==> flow/design.v <==
`timescale 1ns / 1ps
module button_debounce (
    input clk,        
    input rst,        
    input button_in,  
    output reg button_out  
);
    parameter integer DEBOUNCE_TIME = 200; 
    reg [19:0] counter;
    reg button_state;
    always @(posedge clk or posedge rst) begin
        if (rst) begin
            counter <= 0;
            button_state <= 0;
            button_out <= 0;
        end else begin
            if (button_in != button_state) begin
                counter <= counter + 1;
                if (counter >= DEBOUNCE_TIME) begin
                    button_state <= button_in;
                    button_out <= button_in;
                    counter <= 0;
                end
            end else begin
                counter <= 0;
            end
        end
    end
endmodule
`timescale 1ns / 1ps
module operatorremainder(
    input [35:0] n,
    output reg is_multiple
);
	parameter DIVISOR = 20000;
	reg [35:0] temp;
	reg [35:0] quotient;
	reg [35:0] remainder;
	integer i;
	always @(*) begin
        temp = n;
        quotient = 0;
        remainder = 0;
        for (i = 35; i >= 0; i = i - 1) begin
            quotient = (quotient << 1) | (temp[i] ? 1'b1 : 1'b0);
            if (quotient >= DIVISOR) begin
                quotient = quotient - DIVISOR;
                remainder = (remainder << 1) | 1'b1;
            end else begin
                remainder = (remainder << 1);
            end
        end
        is_multiple = (quotient == 0);
    end
endmodule
`timescale 1ns / 1ps
module ClockTest(
	input clk,
	input rst,
	input btn,
	output reg [6:0] seg,  
	output reg [3:0] an,
	output reg buttons_pressed, 
	output reg buttons_released 
);
	wire is_divisible;  
   reg [7:0] counter;  
   reg [35:0] cnt;	 
   wire buttons_out;
	reg buttons_out_prev;
   wire [6:0] segments [15:0];  
	reg [3:0] ones;  
   reg [3:0] tens;  
	reg [3:0] s_ones;  
	reg [3:0] s_tens;  
   reg [6:0] refresh_counter;  
   reg refresh_flag;	 
   reg [7:0] clk_display;  
      assign segments[0] = 7'b1000000;   
      assign segments[1] = 7'b1111001;   
      assign segments[2] = 7'b0100100;   
      assign segments[3] = 7'b0110000;   
      assign segments[4] = 7'b0011001;   
      assign segments[5] = 7'b0010010;   
      assign segments[6] = 7'b0000010;   
      assign segments[7] = 7'b1111000;   
      assign segments[8] = 7'b0000000;   
      assign segments[9] = 7'b0010000;   
      assign segments[10] = 7'b0001000;  
      assign segments[11] = 7'b0000011;  
      assign segments[12] = 7'b1000110;  
      assign segments[13] = 7'b0100001;  
      assign segments[14] = 7'b0000110;  
      assign segments[15] = 7'b0001110;  
   button_debounce debounce (
		.clk(clk),
		.rst(rst),
		.button_in(btn),
		.button_out(buttons_out)
   );
   operatorremainder remainder (
        .n(cnt),
        .is_multiple(is_divisible)
    );
   always @ (posedge clk or posedge rst) begin
      if (rst) begin  
         cnt <= 0;
         counter <= 0;
			ones <= 0;
			tens <= 0;
			s_ones <= 0;
			s_tens <= 0;
			clk_display <= 0;
			buttons_out_prev <= 0;
			buttons_pressed <= 0;
			buttons_released <= 0;
      end else begin
			if(cnt == 1_200_000 -1) begin 
				cnt <= 0;
				ones <= 0;
				tens <= 0;
				s_ones <= 0;
				s_tens <= 0;
				clk_display <= 0;
			end else begin
			if (is_divisible) begin 
				if(clk_display == 60) begin
					s_ones <= 0;
					s_tens <= 0;
				end else begin
					clk_display <= clk_display+1;
					if(s_ones == 9) begin
						s_ones <= 0;
						s_tens <= s_tens + 1;
					end else begin
						s_ones <= s_ones + 1;
					end
				end
			end
			buttons_out_prev <= buttons_out;
			buttons_pressed <= (buttons_out & ~buttons_out_prev);	  
			buttons_released <= (~buttons_out & buttons_out_prev);  
			if (buttons_pressed) begin
				if (ones == 9) begin
					ones <= 0;
					if (tens == 9) begin
						tens <= 0;
					end else begin
						tens <= tens + 1;
					end
				end else begin
				ones <= ones + 1;
				end
			end
			cnt <= cnt + 1;
         end   
      end
   end
	always @(posedge clk or posedge rst) begin
		if (rst) begin
			refresh_counter <= 0;
			refresh_flag <= 0;
		end else begin
		refresh_counter <= refresh_counter + 1;
		if (refresh_counter == 250) begin   
			refresh_counter <= 0;
			refresh_flag <= ~refresh_flag;
		end
		end
	end
	always @(posedge clk or posedge rst) begin
		if (rst) begin
			seg <= 7'b1111111;
			an <= 4'b1111;
		end else
		case (refresh_counter[6:5])
			2'b00: begin
				seg <= segments[ones];
				an <= 4'b1110; 
			end
			2'b01: begin
				seg <= segments[tens];
				an <= 4'b1101; 
			end
				2'b10: begin
				seg <= segments[s_ones];
				an <= 4'b1011; 
			end
				2'b11: begin
				seg <= segments[s_tens];
				an <= 4'b0111; 
			end
		endcase
end
endmodule
Lab notebook: ClockTest

### From RTL to reports: ClockTest

Tool output for the design above before and after an edit, in the order of the flow.
"unedited" refers to lines of the RTL above, "edited" to lines of the edited file.
"difference" is "edited" less "unedited", of the values as shown.
Operators carry their Yosys type and port widths (W data, S select, Z words).
Cell names lack the library's common part.
Not given: --

| design | value |
|---|---|
| top module | ClockTest |
| clock input | clk |
| cell library | sky130hd |
| timing corner | tt_025C_1v80 |

### The edit

The edit as a unified diff against the file above.
A script made this edit. It changes what the design does and was not meant as an optimisation.

```diff
@@ -99,8 +99,11 @@
 		.button_out(buttons_out)
    );
+   wire is_divisible_m, is_divisible_s;
    operatorremainder remainder (
         .n(cnt),
-        .is_multiple(is_divisible)
+        .is_multiple(is_divisible_m)
     );
+   operatorremainder remainder_twin (.n(~cnt), .is_multiple(is_divisible_s));
+   assign is_divisible = is_divisible_m ^ is_divisible_s;
    always @ (posedge clk or posedge rst) begin
       if (rst) begin  
```

### Elaborated design

Source: Yosys, flattened and elaborated, memories not mapped. Widths are those after wreduce. Registers that Yosys merges into a memory's read port (data or address) are not register bits. Print and check cells do not count. Equal cells are merged and count once.

Cells by class:

| element | unedited | edited | difference |
|---|---|---|---|
| equality and inequality tests | 67 | 67 | 0 |
| $add $sub $neg | 44 | 80 | +36 |
| order comparisons | 37 | 73 | +36 |
| reduce/logical cells | 14 | 15 | +1 |
| mux-type cells | 99 | 171 | +72 |
| bitwise gates (word level) | 39 | 76 | +37 |

Operator list:

| operator | unedited | edited | difference |
|---|---|---|---|
| $mux W1 | 36 | 72 | +36 |
| $ge A36 B15 Y1 const B | 35 | 70 | +35 |
| $mux W35 | 35 | 70 | +35 |
| $or A36 B1 Y36 | 35 | 70 | +35 |
| $sub A35 B15 Y35 const B | 34 | 68 | +34 |
| $mux W36 | 2 | 3 | +1 |
| $ge A1 B15 Y1 const B | 1 | 2 | +1 |
| $logic_not A36 Y1 | 1 | 2 | +1 |
| $sub A1 B15 Y16 const B | 1 | 2 | +1 |
| $sub A36 B15 Y36 const B | 1 | 2 | +1 |
| $not A36 Y36 | 0 | 1 | +1 |
| $xor A1 B1 Y1 | 0 | 1 | +1 |
| $eq A4 B4 Y1 const B | 32 | 32 | 0 |
| $eq A4 B3 Y1 const B | 16 | 16 | 0 |
| $mux W4 | 15 | 15 | 0 |
| $eq A4 B2 Y1 const B | 8 | 8 | 0 |
| $add A4 B1 Y4 const B | 4 | 4 | 0 |
| $eq A4 B1 Y1 const B | 4 | 4 | 0 |
| $logic_not A4 Y1 | 4 | 4 | 0 |
| $pmux W7 S16 | 4 | 4 | 0 |
| $reduce_and A2 Y1 | 4 | 4 | 0 |
| $mux W8 | 3 | 3 | 0 |
| $reduce_bool A2 Y1 | 3 | 3 | 0 |
| $and A1 B1 Y1 | 2 | 2 | 0 |
| $eq A2 B2 Y1 const B | 2 | 2 | 0 |
| $mux W20 | 2 | 2 | 0 |
| $not A1 Y1 | 2 | 2 | 0 |
| $add A20 B1 Y20 const B | 1 | 1 | 0 |

The list need not be complete.

Bit counts:

| element | unedited | edited | difference |
|---|---|---|---|
| bits in registers | 102 | 102 | 0 |
| input bits | 3 | 3 | 0 |
| cells after elaboration | 314 | 496 | +182 |
| output and inout port bits | 13 | 13 | 0 |

### Longest topological paths

Longest topological path by Yosys (ltp), each cell counted once; first at word level (registers and memories cut), then after technology mapping (sequential cells cut; the memories' decode and read muxes count).

Depth:

| element | unedited | edited | difference |
|---|---|---|---|
| word-level depth | 111 | 113 | +2 |
| ABC_AREA | 0 | 0 | -- |
| depth in mapped cells | 166 | 163 | -3 |
| mapped depth without buffers | 130 | 133 | +3 |

### Mapped cells and area

Source: synth_stat.txt of the flow (Yosys; design flattened, memories mapped). It holds for the ABC_AREA given above (unset counts as 0); a run with the other value may have another netlist.

Cell types:

| cell | unedited | edited | difference |
|---|---|---|---|
| nor2_1 | 348 | 658 | +310 |
| nand2_1 | 389 | 689 | +300 |
| xnor2_1 | 309 | 569 | +260 |
| a21oi_1 | 228 | 390 | +162 |
| nand3_1 | 200 | 346 | +146 |
| xor2_1 | 111 | 245 | +134 |
| o21ai_0 | 149 | 279 | +130 |
| nor3_1 | 149 | 275 | +126 |
| a31oi_1 | 112 | 186 | +74 |
| mux2i_1 | 93 | 164 | +71 |
| nand4_1 | 90 | 161 | +71 |
| buf_6 | 10 | 80 | +70 |
| inv_1 | 96 | 151 | +55 |
| mux2_2 | 32 | 87 | +55 |
| and2_1 | 60 | 114 | +54 |
| or2_2 | 28 | 80 | +52 |
| a211oi_1 | 64 | 112 | +48 |
| a311oi_1 | 36 | 81 | +45 |

The list need not be complete.

Mapped netlist:

| element | unedited | edited | difference |
|---|---|---|---|
| cell area after synthesis (mm^2) | 0.0301126 | 0.0555157 | +0.0254031 |
| standard cells after synthesis | 4,269 | 7,698 | +3,429 |
| flip-flop cells | 102 | 102 | 0 |
| sequential area (mm^2) | 0.0025662 | 0.0025662 | 0.0000000 |
| buffer cells | 241 | 376 | +135 |

The figures by module come from a second, unflattened synthesis with its own total; it is not the netlist above.

Second synthesis, totals:

| element | unedited | edited | difference |
|---|---|---|---|
| cells (unflattened synthesis) | 4,185 | 7,808 | +3,623 |
| area (unflattened synthesis) (mm^2) | 0.0296522 | 0.0539668 | +0.0243146 |

Each row is one instance without its submodules.

Modules, unedited:

| module | times used | area (mm^2) | seq. area (mm^2) | cells |
|---|---|---|---|---|
| operatorremainder | 1 | 0.0242345 | 0 | 3,611 |
| ClockTest | 1 | 0.0046094 | 0.0020407 | 516 |
| button_debounce | 1 | 0.0008083 | 0.0005255 | 58 |

Modules, edited:

| module | times used | area (mm^2) | seq. area (mm^2) | cells |
|---|---|---|---|---|
| operatorremainder | 2 | 0.0242345 | 0 | 3,611 |
| ClockTest | 1 | 0.0046895 | 0.0020407 | 528 |
| button_debounce | 1 | 0.0008083 | 0.0005255 | 58 |

### Timing after synthesis

Source: OpenSTA report_checks on the synthesized netlist (no wires, ideal clock, input and output delay 20% of the period each), path of least setup slack; recovery checks are left aside. Register names are those of the netlist, which keeps one name where synthesis merged equal registers.

Path post-synthesis:

| element | unedited | edited | difference |
|---|---|---|---|
| path kind | register -> register | register -> register | -- |
| start point | reg cnt[29] | reg cnt[28] | -- |
| end point | reg s_tens[3] | reg clk_display[6] | -- |
| period (ns) | 50.0 | 50.0 | 0.0 |
| stages | 157 | 149 | -8 |
| delay of the path (ns) | 35.534 | 35.397 | -0.137 |
| time at the first pin (ns) | 0.000 | 0.000 | 0.000 |
| required time (ns) | 49.922 | 49.881 | -0.041 |
| slack (ns) | 14.466 | 14.603 | +0.137 |
| library setup time (ns) | 0.078 | 0.119 | +0.041 |
| path buffers | 31 | 25 | -6 |
| arrival (ns) | 35.456 | 35.278 | -0.178 |
| period reached after synthesis (ns) | 35.534 | 35.397 | -0.137 |

"delay of the path" = arrival - input delay + setup time.
"stages" counts driving pins, that of a launching flip-flop among them; a cell with two outputs on the path counts twice.
"period reached after synthesis" = period - worst setup slack (recovery checks aside). The figure is calculated, with input and output delays left at 20% of the set period.
The rows between start and end are the longest chain of elaborated cells between them; the timing report does not say that the signal goes this way. Where chains are equally long, one stands for them.
A line is the first line of the expression or statement that the cell stems from. Yosys adds cells for indexed reads and writes and turns some case tables into memories.
At most two assigning lines are given for a register; there are more.

| between the ends, post-synthesis, unedited | value |
|---|---|
| cell sequence | dfrtp_1 buf_4 or4_1 buf_6 a21boi_4 inv_1 ha_1 o21ai_0 and3_1 o211ai_2 a21oi_1 buf_2 xnor2_1 inv_1 ha_1 nand2_1 nor3_1 a31o_2 (+121 left out) o32a_1 or4_1 or4b_1 and3_1 buf_6 buf_6 a211oi_1 xor2_1 or3b_2 nor4_4 a21oi_1 a2111oi_1 xnor2_1 or4_1 or3_1 buf_2 or4_1 a21oi_1 |
| cells in the longest elaborated chain | 94 |
| elaborated cells between the ends (all ways) | 128 |
| those cells by class | add/sub: 30; compare: 30; eq/ne: 1; mux: 33; logic: 30; reduce/logical: 4 |

RTL lines, path post-synthesis, unedited:

| element | RTL line | source |
|---|---|---|
| from (decl) | 68 | `reg [35:0] cnt;` |
| from (assign) | 107 | `cnt <= 0;` |
| from (assign) | 155 | `cnt <= cnt + 1;` |
| $mux W1 | 45 | `quotient = (quotient << 1) \| (temp[i] ? 1'b1 : 1'b0);` |
| $or A36 B1 Y36 | 45 |  |
| $sub A35 B15 Y35 | 47 | `quotient = quotient - DIVISOR;` |
| $mux W35 | 46 | `if (quotient >= DIVISOR) begin` |
| $or A36 B1 Y36 | 45 |  |
| $ge A36 B15 Y1 | 46 |  |
| $mux W35 | 46 |  |
| (+80 left out) | -- |  |
| $mux W35 | 46 |  |
| $or A36 B1 Y36 | 45 |  |
| $ge A36 B15 Y1 | 46 |  |
| $mux W36 | 46 |  |
| $logic_not A36 Y1 | 53 | `is_multiple = (quotient == 0);` |
| $mux W4 | 126 | `if (is_divisible) begin` |
| $mux W4 | 118 | `if(cnt == 1_200_000 -1) begin` |
| to (assign) | 123 | `s_tens <= 0;` |
| to (assign) | 134 | `s_tens <= s_tens + 1;` |
| to (decl) | 75 | `reg [3:0] s_tens;` |

| between the ends, post-synthesis, edited | value |
|---|---|
| cell sequence | dfrtp_1 buf_6 buf_6 or4_4 a21boi_0 inv_1 ha_1 and3b_1 o21bai_1 a221oi_1 and3_1 buf_4 nor2_4 xnor2_1 ha_1 nand2_1 o31ai_1 buf_2 (+113 left out) a21oi_1 nand4b_1 nor4_1 nand4_1 buf_2 a311oi_1 xor2_1 a311oi_2 o211ai_2 o41a_1 or4_1 a211oi_1 nand4_1 o311a_1 buf_4 nor4b_1 xnor2_1 nor2_1 |
| cells in the longest elaborated chain | 93 |
| elaborated cells between the ends (all ways) | 244 |
| those cells by class | add/sub: 58; compare: 58; eq/ne: 2; mux: 62; logic: 60; reduce/logical: 4 |

RTL lines, path post-synthesis, edited:

| element | RTL line | source |
|---|---|---|
| from (decl) | 68 | `reg [35:0] cnt;` |
| from (assign) | 110 | `cnt <= 0;` |
| from (assign) | 158 | `cnt <= cnt + 1;` |
| $not A36 Y36 | 106 | `operatorremainder remainder_twin (.n(~cnt), .is_multiple(is_divisible_s));` |
| $mux W1 | 45 | `quotient = (quotient << 1) \| (temp[i] ? 1'b1 : 1'b0);` |
| $or A36 B1 Y36 | 45 |  |
| $sub A35 B15 Y35 | 47 | `quotient = quotient - DIVISOR;` |
| $mux W35 | 46 | `if (quotient >= DIVISOR) begin` |
| $or A36 B1 Y36 | 45 |  |
| $ge A36 B15 Y1 | 46 |  |
| (+79 left out) | -- |  |
| $or A36 B1 Y36 | 45 |  |
| $ge A36 B15 Y1 | 46 |  |
| $mux W36 | 46 |  |
| $logic_not A36 Y1 | 53 | `is_multiple = (quotient == 0);` |
| $xor A1 B1 Y1 | 107 | `assign is_divisible = is_divisible_m ^ is_divisible_s;` |
| $mux W8 | 129 | `if (is_divisible) begin` |
| $mux W8 | 121 | `if(cnt == 1_200_000 -1) begin` |
| to (assign) | 116 | `clk_display <= 0;` |
| to (assign) | 134 | `clk_display <= clk_display+1;` |
| to (decl) | 78 | `reg [7:0] clk_display;` |

### Timing after layout

From the final timing report of each run of set A: the path of least setup slack in the routed layout; clock arrival at registers is part of the times.

Path after layout:

| element | unedited | edited | difference |
|---|---|---|---|
| path kind | register -> register | register -> register | -- |
| start point | reg cnt[28] | reg cnt[28] | -- |
| end point | reg s_tens[3] | reg s_tens[3] | -- |
| period (ns) | 50.0 | 50.0 | 0.0 |
| slack (ns) | 5.17 | 4.87 | -0.30 |
| time at the first pin (ns) | 0.37 | 0.41 | +0.04 |
| stages | 118 | 118 | 0 |
| library setup time (ns) | 0.07 | 0.07 | 0.00 |
| required time (ns) | 50.29 | 50.35 | +0.06 |
| arrival (ns) | 45.12 | 45.48 | +0.36 |
| path buffers | 3 | 3 | 0 |

The rows between start and end are the longest chain of elaborated cells between them; the timing report does not say that the signal goes this way. Where chains are equally long, one stands for them.
At most two assigning lines are given for a register; there are more.

| between the ends, after layout, unedited | value |
|---|---|
| cell sequence | dfrtp_1 or4_1 a21boi_4 inv_1 ha_1 o21ai_1 and4_4 a21o_1 mux2i_1 o311ai_4 a21oi_4 xnor2_1 ha_1 nand2_1 o211ai_1 and3_1 o31ai_1 a21oi_1 (+82 left out) o2111a_1 and3_1 a21oi_1 o32a_1 or4_1 or4b_1 and3_1 a2111oi_0 xor2_1 nand4bb_1 or4_1 a21oi_1 a2111oi_1 xnor2_1 or4_1 or3_1 or4_1 a21oi_1 |
| cells in the longest elaborated chain | 91 |
| elaborated cells between the ends (all ways) | 124 |
| those cells by class | add/sub: 29; compare: 29; eq/ne: 1; mux: 32; logic: 29; reduce/logical: 4 |

RTL lines, path after layout, unedited:

| element | RTL line | source |
|---|---|---|
| from (decl) | 68 | `reg [35:0] cnt;` |
| from (assign) | 107 | `cnt <= 0;` |
| from (assign) | 155 | `cnt <= cnt + 1;` |
| $mux W1 | 45 | `quotient = (quotient << 1) \| (temp[i] ? 1'b1 : 1'b0);` |
| $or A36 B1 Y36 | 45 |  |
| $sub A35 B15 Y35 | 47 | `quotient = quotient - DIVISOR;` |
| $mux W35 | 46 | `if (quotient >= DIVISOR) begin` |
| $or A36 B1 Y36 | 45 |  |
| $ge A36 B15 Y1 | 46 |  |
| $mux W35 | 46 |  |
| (+77 left out) | -- |  |
| $mux W35 | 46 |  |
| $or A36 B1 Y36 | 45 |  |
| $ge A36 B15 Y1 | 46 |  |
| $mux W36 | 46 |  |
| $logic_not A36 Y1 | 53 | `is_multiple = (quotient == 0);` |
| $mux W4 | 126 | `if (is_divisible) begin` |
| $mux W4 | 118 | `if(cnt == 1_200_000 -1) begin` |
| to (assign) | 123 | `s_tens <= 0;` |
| to (assign) | 134 | `s_tens <= s_tens + 1;` |
| to (decl) | 75 | `reg [3:0] s_tens;` |

| between the ends, after layout, edited | value |
|---|---|
| cell sequence | dfrtp_1 or4_4 a21boi_0 inv_1 ha_1 and3b_1 o21bai_1 a221oi_1 and3_1 nor2_4 xnor2_1 ha_1 nand2_1 o31ai_1 buf_4 mux2i_1 a32o_1 a211o_1 (+82 left out) a31oi_1 xnor2_1 nor4_1 nor2b_1 and4_1 buf_4 and3_1 a311oi_1 a311oi_2 o211ai_2 o41a_1 or4_1 a211oi_1 nand4_1 o311a_1 nand2b_1 or3_1 o21ai_1 |
| cells in the longest elaborated chain | 93 |
| elaborated cells between the ends (all ways) | 244 |
| those cells by class | add/sub: 58; compare: 58; eq/ne: 1; mux: 62; logic: 60; reduce/logical: 5 |

RTL lines, path after layout, edited:

| element | RTL line | source |
|---|---|---|
| from (decl) | 68 | `reg [35:0] cnt;` |
| from (assign) | 110 | `cnt <= 0;` |
| from (assign) | 158 | `cnt <= cnt + 1;` |
| $not A36 Y36 | 106 | `operatorremainder remainder_twin (.n(~cnt), .is_multiple(is_divisible_s));` |
| $mux W1 | 45 | `quotient = (quotient << 1) \| (temp[i] ? 1'b1 : 1'b0);` |
| $or A36 B1 Y36 | 45 |  |
| $sub A35 B15 Y35 | 47 | `quotient = quotient - DIVISOR;` |
| $mux W35 | 46 | `if (quotient >= DIVISOR) begin` |
| $or A36 B1 Y36 | 45 |  |
| $ge A36 B15 Y1 | 46 |  |
| (+79 left out) | -- |  |
| $or A36 B1 Y36 | 45 |  |
| $ge A36 B15 Y1 | 46 |  |
| $mux W36 | 46 |  |
| $logic_not A36 Y1 | 53 | `is_multiple = (quotient == 0);` |
| $xor A1 B1 Y1 | 107 | `assign is_divisible = is_divisible_m ^ is_divisible_s;` |
| $mux W4 | 129 | `if (is_divisible) begin` |
| $mux W4 | 121 | `if(cnt == 1_200_000 -1) begin` |
| to (assign) | 126 | `s_tens <= 0;` |
| to (assign) | 137 | `s_tens <= s_tens + 1;` |
| to (decl) | 75 | `reg [3:0] s_tens;` |

### Measured runs

Both versions went through the flow (Yosys, OpenROAD) with the same settings in each pair. Constraints: input delay and output delay 20% of the set period each, output load 0.01 pF.

| settings, set A | value |
|---|---|
| CORE_UTILIZATION | 40 |
| period_ns | 50 |
| CAP_MARGIN | 20 |
| CORE_MARGIN | 2 |
| SLEW_MARGIN | 20 |

Measured results, set A:

| element | unedited | edited | difference |
|---|---|---|---|
| utilization after routing | 0.417 | 0.409 | -0.008 |
| total design power (mW) | 0.2100 | 0.2146 | +0.0046 |
| full die area (mm^2) | 0.0774926 | 0.141786 | +0.0642934 |
| setup slack of the critical path (ns) | 5.169 | 4.866 | -0.303 |
| setup total negative slack (ns) | 0.000 | 0.000 | 0.000 |
| worst hold slack after layout (ns) | 0.477 | 0.490 | +0.013 |
| achieved period (ns) | 44.831 | 45.134 | +0.303 |
| netlist area reported by Yosys (mm^2) | 0.0301126 | 0.0555157 | +0.0254031 |

| settings, set B | value |
|---|---|
| ABC_AREA | 1 |
| CAP_MARGIN | 0 |
| CELL_PAD_IN_SITES_DETAIL_PLACEMENT | 0 |
| CORE_UTILIZATION | 62 |
| GPL_ROUTABILITY_DRIVEN | 0 |
| GPL_TIMING_DRIVEN | 0 |
| MIN_ROUTING_LAYER | met1 |
| PLACE_DENSITY_LB_ADDON | 0.23 |
| SETUP_SLACK_MARGIN | 5.0 |
| period_ns | 36.9 |
| CORE_MARGIN | 2 |
| SLEW_MARGIN | 20 |

Measured results, set B:

| element | unedited | edited | difference |
|---|---|---|---|
| utilization after routing | 0.656 | 0.645 | -0.011 |
| total design power (mW) | 0.2520 | 0.2636 | +0.0116 |
| full die area (mm^2) | 0.0579317 | 0.0924373 | +0.0345056 |
| setup slack of the critical path (ns) | 12.126 | 11.008 | -1.118 |
| setup total negative slack (ns) | 0.000 | 0.000 | 0.000 |
| worst hold slack after layout (ns) | 0.462 | 0.459 | -0.003 |
| achieved period (ns) | 24.774 | 25.892 | +1.118 |
| netlist area reported by Yosys (mm^2) | 0.0347346 | 0.0558123 | +0.0210777 |

"achieved period" is the run's clock period less its worst setup slack. It is reckoned from that one timing run; input and output delays stay at 20% of the period that was set.
"total design power" is the tool's figure for a default switching activity; nothing was simulated.
